==> flow/design.v <==
module biriq_alu #(
    parameter C_HAS_ZBA_EXTENSION   = 1,
    parameter C_HAS_ZBB_EXTENSION   = 1,
    parameter C_HAS_ZBS_EXTENSION   = 1,
    parameter C_HAS_CZERO_EXTENSION = 1
) (
    input  wire logic [31:0] a_i,
    input  wire logic [31:0] b_i,
    input  wire logic [ 6:0] op_i,
    output wire logic [31:0] result_o,
    output wire logic [31:0] adder_result_o,
    output wire logic        mts_o,
    output wire logic        mtu_o,
    output wire logic        eq_o
);
  wire [31:0] adder_result;
  wire [31:0] shifter_result;
  wire [31:0] gates_result;
  wire [31:0] branch_result;
  biriq_adder #(
      .C_HAS_ZBA_EXTENSION(C_HAS_ZBA_EXTENSION),
      .C_HAS_ZBB_EXTENSION(C_HAS_ZBB_EXTENSION)
  ) adder_inst (
      .a_i (a_i),
      .b_i (b_i),
      .op_i(op_i[3:0]),
      .c_o (adder_result)
  );
  biriq_shifter #(
      .C_HAS_ZBB_EXTENSION(C_HAS_ZBB_EXTENSION),
      .C_HAS_ZBS_EXTENSION(C_HAS_ZBS_EXTENSION)
  ) shifter_inst (
      .a_i (a_i),
      .b_i (b_i),
      .op_i(op_i[4:0]),
      .c_o (shifter_result)
  );
  biriq_branch #(
      .C_HAS_ZBB_EXTENSION  (C_HAS_ZBB_EXTENSION),
      .C_HAS_CZERO_EXTENSION(C_HAS_CZERO_EXTENSION)
  ) branch_inst (
      .a_i  (a_i),
      .b_i  (b_i),
      .op_i (op_i[2:0]),
      .mts_o(mts_o),
      .mtu_o(mtu_o),
      .eq_o (eq_o),
      .c_o  (branch_result)
  );
  biriq_gates #(
      .C_HAS_ZBB_EXTENSION(C_HAS_ZBB_EXTENSION)
  ) gates_inst (
      .a_i (a_i),
      .b_i (b_i),
      .op_i(op_i[3:0]),
      .c_o (gates_result)
  );
  assign result_o = op_i[6:5] == 2'b00 ? adder_result :
                  op_i[6:5] == 2'b01 ? shifter_result :
                  op_i[6:5] == 2'b10 ? branch_result : 
                  gates_result;
  assign adder_result_o = adder_result;
endmodule
module biriq_adder #(
    parameter C_HAS_ZBA_EXTENSION = 0,
    parameter C_HAS_ZBB_EXTENSION = 0
) (
    input  wire logic [31:0] a_i,    
    input  wire logic [31:0] b_i,    
    /*verilator lint_off UNUSED*/
    input  wire logic [ 3:0] op_i,   
    /*verilator lint_on UNUSED*/
    output wire logic [31:0] c_o     
);
  wire [31:0] add_res;   
  /*verilator lint_off UNUSED*/
  wire [31:0] ext_res;   
  /*verilator lint_on UNUSED*/
  wire [31:0] sh_res;   
  generate
    if (C_HAS_ZBB_EXTENSION) begin : g_zbb
      assign ext_res = op_i[1:0] == 2'b00 ? {{24{a_i[7]}}, a_i[7:0]} : op_i[1:0] == 2'b01 ? {{16{a_i[15]}}, a_i[15:0]} : op_i[1:0] == 2'b10 ? {16'h0000, a_i[15:0]} : 32'h00000000;
    end else begin : g_nzbb
      assign ext_res = 32'd0;
    end
  endgenerate
  generate
    if (C_HAS_ZBA_EXTENSION) begin : g_zba
      assign sh_res = a_i << op_i[1:0];
    end else begin : g_nzba
      assign sh_res = a_i;
    end
  endgenerate
  assign add_res = op_i[2] ? sh_res - b_i : sh_res + b_i;
  generate
    if (C_HAS_ZBB_EXTENSION) begin : g_zbb_res
      assign c_o = op_i[3] == 1'b0 ? add_res : ext_res;
    end else begin : g_nzbb_res
      assign c_o = add_res;
    end
  endgenerate
endmodule
module biriq_branch #(
    parameter C_HAS_ZBB_EXTENSION   = 1,
    parameter C_HAS_CZERO_EXTENSION = 1
) (
    input  wire [31:0] a_i,     
    input  wire [31:0] b_i,     
    input  wire [ 2:0] op_i,    
    output wire        mts_o,
    output wire        mtu_o,
    output wire        eq_o,
    output wire [31:0] c_o      
);
  wire [31:0] operand_2;
  wire eq;
  wire gt_30;
  logic mts;
  logic mtu;
  wire mt;
  wire slt;
  generate
    if (C_HAS_CZERO_EXTENSION) begin : g_czero
      assign operand_2 = &op_i[2:1] ? 32'd0 : b_i;
    end else begin : g_nczero
      assign operand_2 = b_i;
    end
  endgenerate
  always_comb begin
    case ({
      a_i[31], b_i[31], gt_30
    })
      3'b000: begin
        mts = 0;
        mtu = 0;
      end
      3'b001: begin
        mts = 1;
        mtu = 1;
      end
      3'b010: begin
        mts = 1;
        mtu = 0;
      end
      3'b011: begin
        mts = 1;
        mtu = 0;
      end
      3'b100: begin
        mts = 0;
        mtu = 1;
      end
      3'b101: begin
        mts = 0;
        mtu = 1;
      end
      3'b110: begin
        mts = 0;
        mtu = 0;
      end
      3'b111: begin
        mts = 1;
        mtu = 1;
      end
    endcase
  end
  assign mt = op_i[2] ? mts : mtu;
  assign eq = a_i == operand_2;
  assign gt_30 = a_i[30:0] > b_i[30:0];
  assign slt = {op_i[1:0]} == 2'b10 ? {!(mts | eq)} : {!(mtu | eq)};
  generate
    if (C_HAS_ZBB_EXTENSION && C_HAS_CZERO_EXTENSION) begin : g_zbb_and_czero
      assign c_o = {op_i[2:1]}==2'b11 ? op_i[0]^eq ? a_i : 0 : {op_i[1:0]} == 2'b00 ? mt ? a_i : operand_2 : {op_i[1:0]} == 2'b01 ? !mt ? a_i : operand_2 : {31'd0, slt};
    end else if (C_HAS_ZBB_EXTENSION && !C_HAS_CZERO_EXTENSION) begin : g_zbb_and_nczero
      assign c_o = {op_i[1:0]} == 2'b00 ? mt ? a_i : operand_2 : {op_i[1:0]} == 2'b01 ? !mt ? a_i : operand_2 : {31'd0, slt};
    end else if (!C_HAS_ZBB_EXTENSION && C_HAS_CZERO_EXTENSION) begin : g_nzbb_and_czero
      assign c_o = {op_i[2:1]} == 2'b11 ? op_i[0] ^ eq ? a_i : 0 : {31'd0, slt};
    end else begin : g_nzbb_and_nczero
      assign c_o = {31'd0, slt};
    end
  endgenerate
  assign mts_o = mts;
  assign mtu_o = mtu;
  assign eq_o  = eq;
endmodule
module biriq_gates #(
    parameter C_HAS_ZBB_EXTENSION = 0
) (
    input  wire logic [31:0] a_i,    
    /*verilator lint_off UNUSEDSIGNAL*/
    input  wire logic [31:0] b_i,    
    input  wire logic [ 3:0] op_i,   
    output wire logic [31:0] c_o     
);
  logic [31:0] logic_gate_res;   
  wire  [31:0] operand_2;   
  wire  [31:0] ct_operand;   
  logic [ 5:0] res;   
  wire  [31:0] byte_rev_res;   
  logic [31:0] bitmanip_res;   
  wire [3:0] res_0, res_1, res_2, res_3;
  wire [4:0] res_0_1, res_1_1;
  logic [5:0] cpop_result;
  /*verilator lint_on UNUSEDSIGNAL*/
  assign operand_2 = op_i[2] ? ~b_i : b_i;
  generate
    if (C_HAS_ZBB_EXTENSION) begin : g_zbb
      always_comb begin
        case (op_i[1:0])
          2'b00: logic_gate_res = a_i & operand_2;
          2'b01: logic_gate_res = a_i | operand_2;
          2'b10: logic_gate_res = a_i ^ operand_2;
          2'b11:
          logic_gate_res = {
            {8{|a_i[31:24]}}, {8{|a_i[23:16]}}, {8{|a_i[15:8]}}, {8{|a_i[7:0]}}
          };   
        endcase
      end
    end else begin : g_nzbb
      always_comb begin
        case (op_i[1:0])
          2'b00: logic_gate_res = a_i & operand_2;
          2'b01: logic_gate_res = a_i | operand_2;
          2'b10: logic_gate_res = a_i ^ operand_2;
          2'b11: logic_gate_res = 'x;
        endcase
      end
    end
  endgenerate
  generate
    if (C_HAS_ZBB_EXTENSION) begin : g_zbb_logic
      for (genvar i = 0; i < 32; i++) begin : _clz
        assign ct_operand[i] = !op_i[2] ? a_i[i] : a_i[31-i];
      end
      always_comb begin
        casez (ct_operand)
          32'bzzzzzzzzzzzzzzzzzzzzzzzzzzzzzzz1: res = 0;
          32'bzzzzzzzzzzzzzzzzzzzzzzzzzzzzzz10: res = 1;
          32'bzzzzzzzzzzzzzzzzzzzzzzzzzzzzz100: res = 2;
          32'bzzzzzzzzzzzzzzzzzzzzzzzzzzzz1000: res = 3;
          32'bzzzzzzzzzzzzzzzzzzzzzzzzzzz10000: res = 4;
          32'bzzzzzzzzzzzzzzzzzzzzzzzzzz100000: res = 5;
          32'bzzzzzzzzzzzzzzzzzzzzzzzzz1000000: res = 6;
          32'bzzzzzzzzzzzzzzzzzzzzzzzz10000000: res = 7;
          32'bzzzzzzzzzzzzzzzzzzzzzzz100000000: res = 8;
          32'bzzzzzzzzzzzzzzzzzzzzzz1000000000: res = 9;
          32'bzzzzzzzzzzzzzzzzzzzzz10000000000: res = 10;
          32'bzzzzzzzzzzzzzzzzzzzz100000000000: res = 11;
          32'bzzzzzzzzzzzzzzzzzzz1000000000000: res = 12;
          32'bzzzzzzzzzzzzzzzzzz10000000000000: res = 13;
          32'bzzzzzzzzzzzzzzzzz100000000000000: res = 14;
          32'bzzzzzzzzzzzzzzzz1000000000000000: res = 15;
          32'bzzzzzzzzzzzzzzz10000000000000000: res = 16;
          32'bzzzzzzzzzzzzzz100000000000000000: res = 17;
          32'bzzzzzzzzzzzzz1000000000000000000: res = 18;
          32'bzzzzzzzzzzzz10000000000000000000: res = 19;
          32'bzzzzzzzzzzz100000000000000000000: res = 20;
          32'bzzzzzzzzzz1000000000000000000000: res = 21;
          32'bzzzzzzzzz10000000000000000000000: res = 22;
          32'bzzzzzzzz100000000000000000000000: res = 23;
          32'bzzzzzzz1000000000000000000000000: res = 24;
          32'bzzzzzz10000000000000000000000000: res = 25;
          32'bzzzzz100000000000000000000000000: res = 26;
          32'bzzzz1000000000000000000000000000: res = 27;
          32'bzzz10000000000000000000000000000: res = 28;
          32'bzz100000000000000000000000000000: res = 29;
          32'bz1000000000000000000000000000000: res = 30;
          32'b10000000000000000000000000000000: res = 31;
          default: res = 32;
        endcase
      end
      assign byte_rev_res = {a_i[7:0], a_i[15:8], a_i[23:16], a_i[31:24]};
      always_comb begin
        cpop_result = 0;
        for (integer i = 0; i < 32; i++) begin
          /*verilator lint_off WIDTHEXPAND*/
          cpop_result += a_i[i];
          /*verilator lint_on WIDTHEXPAND*/
        end
      end
      always_comb begin
        case (op_i[1:0])
          2'b00: bitmanip_res = {26'h0, res};
          2'b01: bitmanip_res = {26'h0, res};
          2'b10: bitmanip_res = byte_rev_res;
          2'b11: bitmanip_res = {26'h0, cpop_result};
        endcase
      end
      assign c_o = op_i[3] ? bitmanip_res : logic_gate_res;
    end else begin : g_nzbb_res
      assign c_o = logic_gate_res;
    end
  endgenerate
endmodule
/*verilator lint_on SELRANGE*/
module biriq_shifter #(
    parameter C_HAS_ZBB_EXTENSION = 0,
    parameter C_HAS_ZBS_EXTENSION = 0
) (
    input  wire [31:0] a_i,    
    /*verilator lint_off UNUSED*/
    input  wire [31:0] b_i,    
    input  wire [ 4:0] op_i,   
    /*verilator lint_on UNUSED*/
    output wire [31:0] c_o     
);
  wire [31:0] shift_res;
  wire [31:0] operand_1;
  wire [ 4:0] shamt;
  wire [31:0] shift_operand1, shift_stage1, shift_res_stage1, shift_stage2, shift_res_stage2, shift_stage3, shift_res_stage3, shift_stage4, shift_res_stage4, shift_stage5, shift_res_stage5;
  generate
    if (C_HAS_ZBS_EXTENSION) begin : g_one
      assign operand_1 = op_i[3] & !op_i[0] ? 32'b1 : a_i;
    end else begin : g_none
      assign operand_1 = a_i;
    end
  endgenerate
  assign shamt = b_i[4:0];
  for (genvar i = 0; i < 32; i++) begin : g_rev
    assign shift_operand1[i] = !op_i[0] ? operand_1[31-i] : operand_1[i];
  end
  generate
    if (C_HAS_ZBB_EXTENSION) begin : g_gen_shift_w_zbb
      assign shift_stage1[31] = op_i[1] & !op_i[3] ? shift_operand1[0] : (!op_i[3] & op_i[2]) ? a_i[31] : 1'b0;
      assign shift_stage1[30:0] = shift_operand1[31:1];
      assign shift_res_stage1 = shamt[0] ? shift_stage1 : shift_operand1;
      assign shift_stage2[31:30] = op_i[1] & !op_i[3] ? shift_res_stage1[1:0] :  (!op_i[3] & op_i[2]) ? {{2{a_i[31]}}} : 2'b00;
      assign shift_stage2[29:0] = shift_res_stage1[31:2];
      assign shift_res_stage2 = shamt[1] ? shift_stage2 : shift_res_stage1;
      assign shift_stage3[31:28] = op_i[1] & !op_i[3] ? shift_res_stage2[3:0] : (!op_i[3] & op_i[2]) ? {{4{a_i[31]}}} : 4'b00;
      assign shift_stage3[27:0] = shift_res_stage2[31:4];
      assign shift_res_stage3 = shamt[2] ? shift_stage3 : shift_res_stage2;
      assign shift_stage4[31:24] = op_i[1] & !op_i[3] ? shift_res_stage3[7:0] : (!op_i[3] & op_i[2]) ? {{8{a_i[31]}}} : 8'b00;
      assign shift_stage4[23:0] = shift_res_stage3[31:8];
      assign shift_res_stage4 = shamt[3] ? shift_stage4 : shift_res_stage3;
      assign shift_stage5[31:16] = op_i[1] & !op_i[3] ? shift_res_stage4[15:0] : (!op_i[3] & op_i[2]) ? {{16{a_i[31]}}} : 16'b00;
      assign shift_stage5[15:0] = shift_res_stage4[31:16];
      assign shift_res_stage5 = shamt[4] ? shift_stage5 : shift_res_stage4;
    end else begin : g_gen_shift_wo_zbb
      assign shift_stage1[31] = (!op_i[3] & op_i[2]) ? a_i[31] : 1'b0;
      assign shift_stage1[30:0] = shift_operand1[31:1];
      assign shift_res_stage1 = shamt[0] ? shift_stage1 : shift_operand1;
      assign shift_stage2[31:30] = (!op_i[3] & op_i[2]) ? {{2{a_i[31]}}} : 2'b00;
      assign shift_stage2[29:0] = shift_res_stage1[31:2];
      assign shift_res_stage2 = shamt[1] ? shift_stage2 : shift_res_stage1;
      assign shift_stage3[31:28] = (!op_i[3] & op_i[2]) ? {{4{a_i[31]}}} : 4'b00;
      assign shift_stage3[27:0] = shift_res_stage2[31:4];
      assign shift_res_stage3 = shamt[2] ? shift_stage3 : shift_res_stage2;
      assign shift_stage4[31:24] = (!op_i[3] & op_i[2]) ? {{8{a_i[31]}}} : 8'b00;
      assign shift_stage4[23:0] = shift_res_stage3[31:8];
      assign shift_res_stage4 = shamt[3] ? shift_stage4 : shift_res_stage3;
      assign shift_stage5[31:16] = (!op_i[3] & op_i[2]) ? {{16{a_i[31]}}} : 16'b00;
      assign shift_stage5[15:0] = shift_res_stage4[31:16];
      assign shift_res_stage5 = shamt[4] ? shift_stage5 : shift_res_stage4;
    end
  endgenerate
  for (genvar i = 0; i < 32; i++) begin : g_rev_b
    assign shift_res[i] = !op_i[0] ? shift_res_stage5[31-i] : shift_res_stage5[i];
  end
  generate
    if (C_HAS_ZBS_EXTENSION) begin : g_pg
      logic [31:0] postgate_res;
      always_comb begin
        case ({
          op_i[4], op_i[1]
        })
          2'b00: postgate_res = a_i & ~shift_res;
          2'b01: postgate_res = shift_res & 1;
          2'b10: postgate_res = a_i ^ shift_res;
          2'b11: postgate_res = a_i | shift_res;
        endcase
      end
      assign c_o = op_i[3] ? postgate_res : shift_res;
    end else begin : g_npg
      assign c_o = shift_res;
    end
  endgenerate
endmodule
module ixu_mul (
    input  wire [31:0] a,
    input  wire [31:0] b,
    input  wire [ 1:0] op,
    output wire [31:0] res
);
  wire [32:0] a1, b1;
  assign a1 = {op == 2'b11 ? 1'b0 : a[31], a[31:0]};
  assign b1 = {op[1] ? 1'b0 : b[31], b[31:0]};
  wire [65:0] result;
  assign result = $signed(a1) * $signed(b1);
  assign res = op == 2'b00 ? result[31:0] : result[63:32];
  /*verilator lint_off UNUSED*/
  wire unused;
  assign unused = |result[65:64];
  /*verilator lint_on UNUSED*/
endmodule
module ixu_div (
    input  wire         core_clock_i,   
    input  wire         core_flush_i,   
    input  wire         start,          
    input  wire         unsigned_i,
    input  wire         opcode_i,
    output logic        busy,           
    output logic        done,           
    output logic        valid,          
    output logic        dbz,            
    output logic        overflow,
    input  wire  [31:0] a_i,            
    input  wire  [31:0] b_i,            
    output logic [31:0] res
);
  logic [31:0] b1;   
  logic [31:0] quo, quo_next;   
  logic [32:0] acc, acc_next;   
  logic [$clog2(32)-1:0] i;   
  logic                  unsigned_r;
  logic                  sign;
  logic                  opcode;
  wire  [          31:0] a;
  wire  [          31:0] b;
  assign a = unsigned_i | ~a_i[31] ? a_i : ~a_i + 1'b1;
  assign b = unsigned_i | ~b_i[31] ? b_i : ~b_i + 1'b1;
  always_comb begin
    if (acc >= {1'b0, b1}) begin
      acc_next = acc - b1;
      {acc_next, quo_next} = {acc_next[31:0], quo, 1'b1};
    end else begin
      {acc_next, quo_next} = {acc, quo} << 1;
    end
  end
  wire [31:0] remainder = unsigned_r | ~sign ? acc_next[32:1] : ~acc_next[32:1] + 1'b1;
  wire [31:0] quotient = unsigned_r | ~sign ? quo_next : ~quo_next + 1'b1;
  always_ff @(posedge core_clock_i) begin
    if (core_flush_i) begin
      busy  <= 0;
      done  <= 0;
      valid <= 0;
      dbz   <= 0;
    end else if (start) begin
      valid  <= 0;
      i      <= 0;
      opcode <= opcode_i;
      if (b == 0) begin   
        busy     <= 0;
        done     <= 1;
        dbz      <= 1;
        overflow <= 0;
        res      <= opcode_i ? a_i : 32'hFFFFFFFF;
      end
      else if (a_i==32'h80000000 && b_i==32'hFFFFFFFF && !unsigned_i) begin  
        busy     <= 0;
        done     <= 1;
        dbz      <= 0;
        overflow <= 1;
        res      <= opcode_i ? 32'h00000000 : 32'h80000000;
      end else begin
        busy       <= 1;
        dbz        <= 0;
        overflow   <= 0;
        b1         <= b;
        unsigned_r <= unsigned_i;
        sign       <= opcode_i ? a_i[31] : a_i[31] ^ b_i[31];
        {acc, quo} <= {{32{1'b0}}, a, 1'b0};   
      end
    end else if (busy) begin
      if (i == 5'b11111) begin   
        busy  <= 0;
        done  <= 1;
        valid <= 1;
        res   <= opcode ? remainder : quotient;
      end else begin   
        i   <= i + 1;
        acc <= acc_next;
        quo <= quo_next;
      end
    end else begin
      done <= 1'b0;
    end
  end
endmodule
module ixu_mc_pipe (
    input  wire         core_clock_i,
    input  wire         core_flush_i,
    input  wire  [17:0] data_i,
    input  wire         valid_i,
    output logic        busy_o,
    output wire  [ 5:0] rs1_o,
    output wire  [ 5:0] rs2_o,
    input  wire  [31:0] rs1_data_i,
    input  wire  [31:0] rs2_data_i,
    output wire  [ 4:0] rob_o,
    input  wire  [ 6:0] opcode_i,
    input  wire  [ 6:0] ins_type,
    input  wire         imm_i,
    input  wire  [31:0] immediate_i,
    input  wire  [ 5:0] dest_i,
    output logic [ 5:0] wakeup_dest,
    output logic        wakeup_valid,
    output logic [ 5:0] l_wakeup_dest,
    output logic        l_wakeup_valid,
    output logic [ 5:0] ixu_mc_ex_dest,
    output logic [31:0] ixu_mc_ex_data,
    output logic        ixu_mc_ex_valid,
    output logic [ 5:0] ixu_mc_wb_dest,
    output logic [31:0] ixu_mc_wb_data,
    output logic        ixu_mc_wb_valid,
    output wire  [ 4:0] pmu_ins_id_o,
    output wire         pmu_ins_valid_o
);
  assign rob_o = data_i[4:0];
  assign rs1_o = data_i[11:6];
  assign rs2_o = data_i[17:12];
  typedef enum {
    IDLE,
    DIVISION
  } mc_pipe_state_t;
  mc_pipe_state_t        mc_pipe_state;
  reg             [31:0] a;
  reg             [31:0] b;
  reg             [ 6:0] opc;
  reg             [ 5:0] ex_dest;
  reg             [ 5:0] ex_rob;
  reg                    ex_valid;
  reg             [ 1:0] ex_type;
  reg                    ex_fwd;
  reg                    div_ex;
  wire            [31:0] ex_alu_result;
  wire            [31:0] ex_mul_result;
  wire            [31:0] ex_div_result;
  wire            [31:0] ex_adder_result;
  wire                   mts;
  wire                   mtu;
  wire                   eq;
  wire                   div_busy;
  wire                   div_done;
  wire                   div_dbz;
  wire                   div_overflow;
  wire                   div_valid;
  reg             [31:0] wb_data;
  reg             [ 5:0] wb_dest;
  reg             [ 5:0] wb_rob;
  reg                    wb_mul;
  reg             [31:0] wb_mul_data;
  reg                    wb_fwd;
  reg                    wb_valid;
  always_ff @(posedge core_clock_i) begin
    a   <= ins_type[3] ? 32'd0 : rs1_data_i;
    b   <= imm_i | ins_type[3] ? immediate_i : rs2_data_i;
    opc <= ins_type[3] ? 7'd0 : opcode_i;
  end
  always_ff @(posedge core_clock_i) {wb_dest, ex_dest} <= {ex_dest, dest_i};
  always_ff @(posedge core_clock_i) {wb_rob, ex_rob} <= {ex_rob, data_i[5:0]};
  always_ff @(posedge core_clock_i) wb_mul <= ex_type == 2'b01;
  always_ff @(posedge core_clock_i) wb_mul_data <= ex_mul_result;
  always_ff @(posedge core_clock_i)
    if (core_flush_i) {wb_valid, ex_valid} <= '0;
    else if (div_done) {wb_valid, ex_valid} <= {1'b0, 1'b1};
    else if (div_ex) {wb_valid, ex_valid} <= {1'b0, 1'b1};
    else if (!div_busy) {wb_valid, ex_valid} <= {ex_valid, valid_i};
  always_ff @(posedge core_clock_i) {ex_type} <= ins_type[6] ? 2'b10 : ins_type[5] ? 2'b01 : 2'b00;
  always_ff @(posedge core_clock_i)
    if (core_flush_i) {wb_fwd, ex_fwd} <= '0;
    else if (div_done) {wb_fwd, ex_fwd} <= {1'b0, 1'b1};
    else if (div_ex) {wb_fwd, ex_fwd} <= '0;
    else if (!div_busy) {wb_fwd, ex_fwd} <= {ex_fwd, (|ins_type[5:0]) & valid_i & (dest_i != '0)};
  always_ff @(posedge core_clock_i) wb_data <= ixu_mc_ex_data;
  always_comb begin
    case (mc_pipe_state)
      IDLE: busy_o = valid_i & ins_type[6];
      DIVISION: busy_o = !(div_done);
      default: busy_o = 0;
    endcase
  end
  always_ff @(posedge core_clock_i)
    if (core_flush_i) mc_pipe_state <= IDLE;
    else
      case (mc_pipe_state)
        IDLE: if (valid_i & ins_type[6]) mc_pipe_state <= DIVISION;
        DIVISION: if (div_done) mc_pipe_state <= IDLE;
      endcase
  always_ff @(posedge core_clock_i)
    if (core_flush_i) div_ex <= 1'b0;
    else
      case (mc_pipe_state)
        IDLE: if (valid_i & ins_type[6]) div_ex <= 1'b1;
        DIVISION: div_ex <= 1'b0;
      endcase
  assign ixu_mc_ex_dest = ex_dest;
  assign ixu_mc_ex_data = ex_type == 2'b00 ? ex_alu_result : ex_div_result;
  assign ixu_mc_ex_valid = ex_fwd;
  assign ixu_mc_wb_dest = wb_dest;
  assign ixu_mc_wb_data = wb_mul ? wb_mul_data : wb_data;
  assign ixu_mc_wb_valid = wb_fwd;
  assign wakeup_dest = dest_i;
  assign wakeup_valid = (valid_i & !busy_o & (|ins_type[4:0])) | div_done;
  assign l_wakeup_dest = ex_dest;
  assign l_wakeup_valid = ex_valid & (ex_type == 2'b01);
  assign pmu_ins_id_o = wb_rob[4:0];
  assign pmu_ins_valid_o = wb_valid;
  biriq_alu #(
      .C_HAS_ZBA_EXTENSION  (1'b0),
      .C_HAS_ZBB_EXTENSION  (1'b0),
      .C_HAS_ZBS_EXTENSION  (1'b0),
      .C_HAS_CZERO_EXTENSION(1'b0)
  ) biriq_alu_inst (
      .a_i(a),
      .b_i(b),
      .op_i(opc),
      .result_o(ex_alu_result),
      .adder_result_o(ex_adder_result),
      .mts_o(mts),
      .mtu_o(mtu),
      .eq_o(eq)
  );
  ixu_mul mul_inst (
      .a  (a),
      .b  (b),
      .op (opc[1:0]),
      .res(ex_mul_result)
  );
  ixu_div division_inst (
      .core_clock_i(core_clock_i),
      .core_flush_i(core_flush_i),
      .start(div_ex),
      .unsigned_i(opc[0]),
      .opcode_i(opc[1]),
      .busy(div_busy),
      .done(div_done),
      .valid(div_valid),
      .dbz(div_dbz),
      .overflow(div_overflow),
      .a_i(a),
      .b_i(b),
      .res(ex_div_result)
  );
  /*verilator lint_off UNUSED*/
  wire unused;
  assign unused = |ex_adder_result | mts | mtu | eq | div_dbz | div_overflow | div_valid | div_busy | wb_rob[5];
  /*verilator lint_on UNUSED*/
endmodule
Reports on ixu_mc_pipe
What the tools print for ixu_mc_pipe, step after step.
Lines are those of the file above, counted from 1.
Operators: Yosys type, input widths -> output width; for muxes data width and select width s.
Cell names lack the library's common part.
The mark n/a stands for no value.
Inputs
  top module: ixu_mc_pipe
  clock input: core_clock_i
  standard-cell library: sky130hd
  library corner: tt_025C_1v80

Word-level counts
Counts by Yosys on the flattened word-level netlist (proc, flatten, opt, wreduce; memories kept). Register bits leave out memories and registers merged into their read ports (data or address). Print and check cells are left out. Cells with the same type and inputs are merged into one.
Yosys's memory passes give these memory sizes; they may raise the number of words (mostly to a power of two), join words into wider ones and drop unused or constant bits.
Storage and ports
  register bits after elaboration: 336
  memory bits (read-only): 16
  memories kept: 1
  bits of input ports: 138
  output and inout port bits: 116
  cells after elaboration: 250
Operators by class
  $add $sub $neg: 8
  multiply operators: 1
  $lt $le $gt $ge: 2
  equality and inequality tests: 19
  muxes and demuxes: 136
  bitwise logic cells: 28
  reductions and logical operators: 28
Memory list
  (no name shown): words 8, bits a word 2, read ports 1, write ports 0, line 130  | case ({
Operators with widths (number)
  $mul 33x33->64: 1
  $mux 32: 33
  $mux 33: 5
  $add 32x1->32 const B: 4
  $not 32->32: 4
  $pmux 32 s3: 1
  $mux 1: 87
  $mux 65: 1
  $sub 32x32->32: 2
  $eq 32x32->1 const B: 2
  $logic_not 32->1: 2
  $pmux 32 s2: 1
  $ge 33x32->1: 1
  $eq 32x1->1 const B: 1
  $add 32x32->32: 1
  $eq 32x32->1: 1
  $and 32x32->32: 1
  $or 32x32->32: 1
  $xor 32x32->32: 1
  $gt 31x31->1: 1
  $mux 16: 1
  $mux 5: 2
  $ne 2x2->1 const B: 4
  $reduce_and 4->1: 2
  $mux 8: 1
  $and 1x1->1: 7
  $or 1x1->1: 7
  $not 1->1: 6
Other operator kinds: 22; their cells: 41.

Longest topological paths
Depth = most cells in a row (Yosys ltp): at word level without a register or memory, in the mapped netlist without a sequential cell, where the memories' decode and read muxes count.
Depth
  word-level depth: 12
  ABC_AREA: 1
  gate-level depth with buffers: 38
  depth with buffers taken out: 36

After synthesis
Source: synth_stat.txt of the flow (Yosys; design flattened, memories mapped). It holds for the ABC_AREA given above (unset counts as 0); a run with the other value may have another netlist.
Cell types
  fa_1: number 1128, area in all 2.26E+04 µm²
  nand2_1: number 2181, area in all 8.19E+03 µm²
  inv_1: number 2025, area in all 7601.04 µm²
  ha_1: number 382, area in all 4.78E+03 µm²
  edfxtp_1: number 137, area in all 4.11E+03 µm²
  dfxtp_1: number 168, area in all 3.36E+03 µm²
  o21ai_0: number 472, area in all 2.36E+03 µm²
  nor2_1: number 514, area in all 1929.35 µm²
  a21oi_1: number 335, area in all 1.68E+03 µm²
  clkbuf_1: number 282, area in all 1.06E+03 µm²
  nand3_1: number 207, area in all 1.04E+03 µm²
  xor2_1: number 97, area in all 849.565 µm²
  mux2_2: number 65, area in all 731.952 µm²
  xnor2_1: number 59, area in all 516.746 µm²
  buf_1: number 123, area in all 461.693 µm²
  nand4_1: number 51, area in all 319.056 µm²
  a31oi_1: number 44, area in all 275.264 µm²
  nand3b_1: number 34, area in all 255.245 µm²
Other cell types: 45; their cells: 355.
Mapped netlist
  cell count: 8659
  chip area (Yosys): 64520.6 µm²
  sequential area: 7477.2 µm²
  mapped flip-flops: 305
  buffers: 455

Timing after synthesis
Source: OpenSTA report_checks on the synthesized netlist (no wires, ideal clock, input and output delay 20% of the period each), path of least setup slack; recovery checks are left aside. Register names are those of the netlist, which keeps one name where synthesis merged equal registers.
Timing after synthesis
  path type: reg-to-reg
  start: register a[31]
  end: register wb_mul_data[27]
  clock period: 9.0 ns
  library setup time: 0.114 ns
  time at the first pin: 0.000 ns
  arrival time: 7.878 ns
  data required time: 8.886 ns
  setup slack: 1.009 ns
  path delay: 7.992 ns
  stages: 31
  buffers on the path: 2
  synthesis period reached: 7.991 ns
"path delay" is the arrival time less input delay plus setup time.
"stages" counts driving pins, that of a launching flip-flop among them; a cell with two outputs on the path counts twice.
"synthesis period reached" = period - worst setup slack (recovery checks aside). The figure is calculated, with input and output delays left at 20% of the set period.
The rows between start and end are the longest chain of elaborated cells between them; the timing report does not say that the signal goes this way. Where chains are equally long, one stands for them.
Each line given opens the expression or statement behind the cell; cells for indexed reads and writes are added by Yosys, which also makes memories of some case tables.
On the way, after synthesis
  cell sequence: dfxtp_1 > clkbuf_1 > clkinv_1 > nor2_1 > clkbuf_1 > nand2_1 > fa_1 > fa_1 > inv_1 > fa_1 > inv_1 > fa_1 > inv_1 > fa_1 > fa_1 > fa_1 > inv_1 > fa_1 > inv_1 > ha_1 > nand2_1 > nor2_1 > o21ai_0 > o211ai_1 > a21oi_1 > o21ai_0 > nand3_1 > nand2_1 > or2_2 > nand3_1 > nand2_1
  length of the longest elaborated chain: 3
  elaborated cells between the ends (all ways): 3
  source lines of those cells: 3
  those cells by class: 1 x mul; 2 x mux
RTL lines, path after synthesis
  from (decl): line 517  | reg             [31:0] a;
  from (assign): line 546  | a   <= ins_type[3] ? 32'd0 : rs1_data_i;
  $mux 1: line 386  | assign a1 = {op == 2'b11 ? 1'b0 : a[31], a[31:0]};
  $mul 33x33->64: line 389  | assign result = $signed(a1) * $signed(b1);
  $mux 32: line 390  | assign res = op == 2'b00 ? result[31:0] : result[63:32];
  to (assign): line 553  | always_ff @(posedge core_clock_i) wb_mul_data <= ex_mul_result;
  to (decl): line 542  | reg             [31:0] wb_mul_data;

Timing after layout
Path of least setup slack in the final report of run 1 (OpenROAD, finished layout, wires in). Where an end is a register, its clock arrival counts in the times.
Timing post-layout
  path type: reg-to-reg
  start: register b[8]
  end: register wb_mul_data[28]
  clock period: 9.0 ns
  library setup time: 0.07 ns
  time at the first pin: 0.64 ns
  arrival time: 8.95 ns
  data required time: 9.58 ns
  setup slack: 0.63 ns
  stages: 35
  buffers on the path: 3
The rows between start and end are the longest chain of elaborated cells between them; the timing report does not say that the signal goes this way. Where chains are equally long, one stands for them.
On the way, post-layout
  cell sequence: dfxtp_4 > buf_4 > buf_4 > nand2_1 > fa_1 > inv_1 > fa_1 > inv_1 > fa_1 > inv_1 > fa_1 > inv_1 > fa_1 > inv_1 > ha_1 > fa_1 > fa_1 > ha_1 > nand2_1 > nor2_1 > inv_1 > nor3b_1 > nand3_1 > nand3_2 > nand2_1 > o211ai_1 > nand2_1 > nand3_1 > nand2_1 > nand2_1 > a21oi_2 > nand2_1 > nand2_1 > o21ai_0 > buf_4
  length of the longest elaborated chain: 2
  elaborated cells between the ends (all ways): 2
  source lines of those cells: 2
  those cells by class: 1 x mul; 1 x mux
RTL lines, path post-layout
  from (decl): line 518  | reg             [31:0] b;
  from (assign): line 547  | b   <= imm_i | ins_type[3] ? immediate_i : rs2_data_i;
  $mul 33x33->64: line 389  | assign result = $signed(a1) * $signed(b1);
  $mux 32: line 390  | assign res = op == 2'b00 ? result[31:0] : result[63:32];
  to (assign): line 553  | always_ff @(posedge core_clock_i) wb_mul_data <= ex_mul_result;
  to (decl): line 542  | reg             [31:0] wb_mul_data;
Nets of the timed path that keep an RTL name, with a line that drives or declares them; the list need not be complete.
Nets with RTL names, path post-layout (line)
  ex_mul_result[28]: 390

==> runs of ixu_mc_pipe <==
Record of 4 stored runs of the RTL-to-layout flow on ixu_mc_pipe, platform sky130hd. The runs are unordered. Constraints: input delay and output delay 20% of the set period each, output load 0.01 pF.

settings of run 1
{
  "ABC_AREA": 1,
  "CORE_MARGIN": 3,
  "CORE_UTILIZATION": 18,
  "SETUP_SLACK_MARGIN": 0.4,
  "period_ns": 9.0,
  "CAP_MARGIN": 20,
  "SLEW_MARGIN": 20
}
report of run 1
yosys chip area after synthesis (um^2): 64520.6
finish__design__die__area: 365668.0
finish__design__instance__area__stdcell: 74505.2
finish__design__instance__utilization: 0.2090
finish__timing__setup__ws: 0.627
finish__timing__hold__ws: 0.326

settings of run 2
{
  "ABC_AREA": 0,
  "CELL_PAD_IN_SITES_DETAIL_PLACEMENT": 2,
  "CELL_PAD_IN_SITES_GLOBAL_PLACEMENT": 2,
  "CORE_ASPECT_RATIO": 0.96,
  "CORE_MARGIN": 10,
  "CORE_UTILIZATION": 39,
  "CTS_CLUSTER_SIZE": 98,
  "GPL_TIMING_DRIVEN": 0,
  "HOLD_SLACK_MARGIN": 0.29,
  "MIN_ROUTING_LAYER": "met2",
  "PLACE_DENSITY_LB_ADDON": 0.24,
  "SETUP_SLACK_MARGIN": 1.29,
  "SLEW_MARGIN": 25,
  "TNS_END_PERCENT": 90,
  "period_ns": 4.94,
  "CAP_MARGIN": 20
}
report of run 2: did not finish, route, GRT-0116

settings of run 3
{
  "ABC_AREA": 0,
  "CELL_PAD_IN_SITES_DETAIL_PLACEMENT": 2,
  "CORE_MARGIN": 2,
  "CORE_UTILIZATION": 16,
  "CTS_CLUSTER_SIZE": 98,
  "PLACE_DENSITY_LB_ADDON": 0.24,
  "SETUP_SLACK_MARGIN": 1.29,
  "period_ns": 4.94,
  "CAP_MARGIN": 20,
  "SLEW_MARGIN": 20
}
report of run 3
yosys chip area after synthesis (um^2): 61441.4
finish__design__die__area: 388983.0
finish__design__instance__area__stdcell: 88807.7
finish__design__instance__utilization: 0.2323
finish__timing__setup__ws: -3.220
finish__timing__hold__ws: 0.322

settings of run 4
{
  "CAP_MARGIN": 10,
  "CORE_MARGIN": 10,
  "CORE_UTILIZATION": 21,
  "CTS_CLUSTER_DIAMETER": 54,
  "GPL_TIMING_DRIVEN": 0,
  "PLACE_DENSITY_LB_ADDON": 0.2,
  "period_ns": 6.08,
  "SLEW_MARGIN": 20
}
report of run 4
yosys chip area after synthesis (um^2): 61441.4
finish__design__die__area: 314614.0
finish__design__instance__area__stdcell: 80216.9
finish__design__instance__utilization: 0.2756
finish__timing__setup__ws: -2.554
finish__timing__hold__ws: 0.324
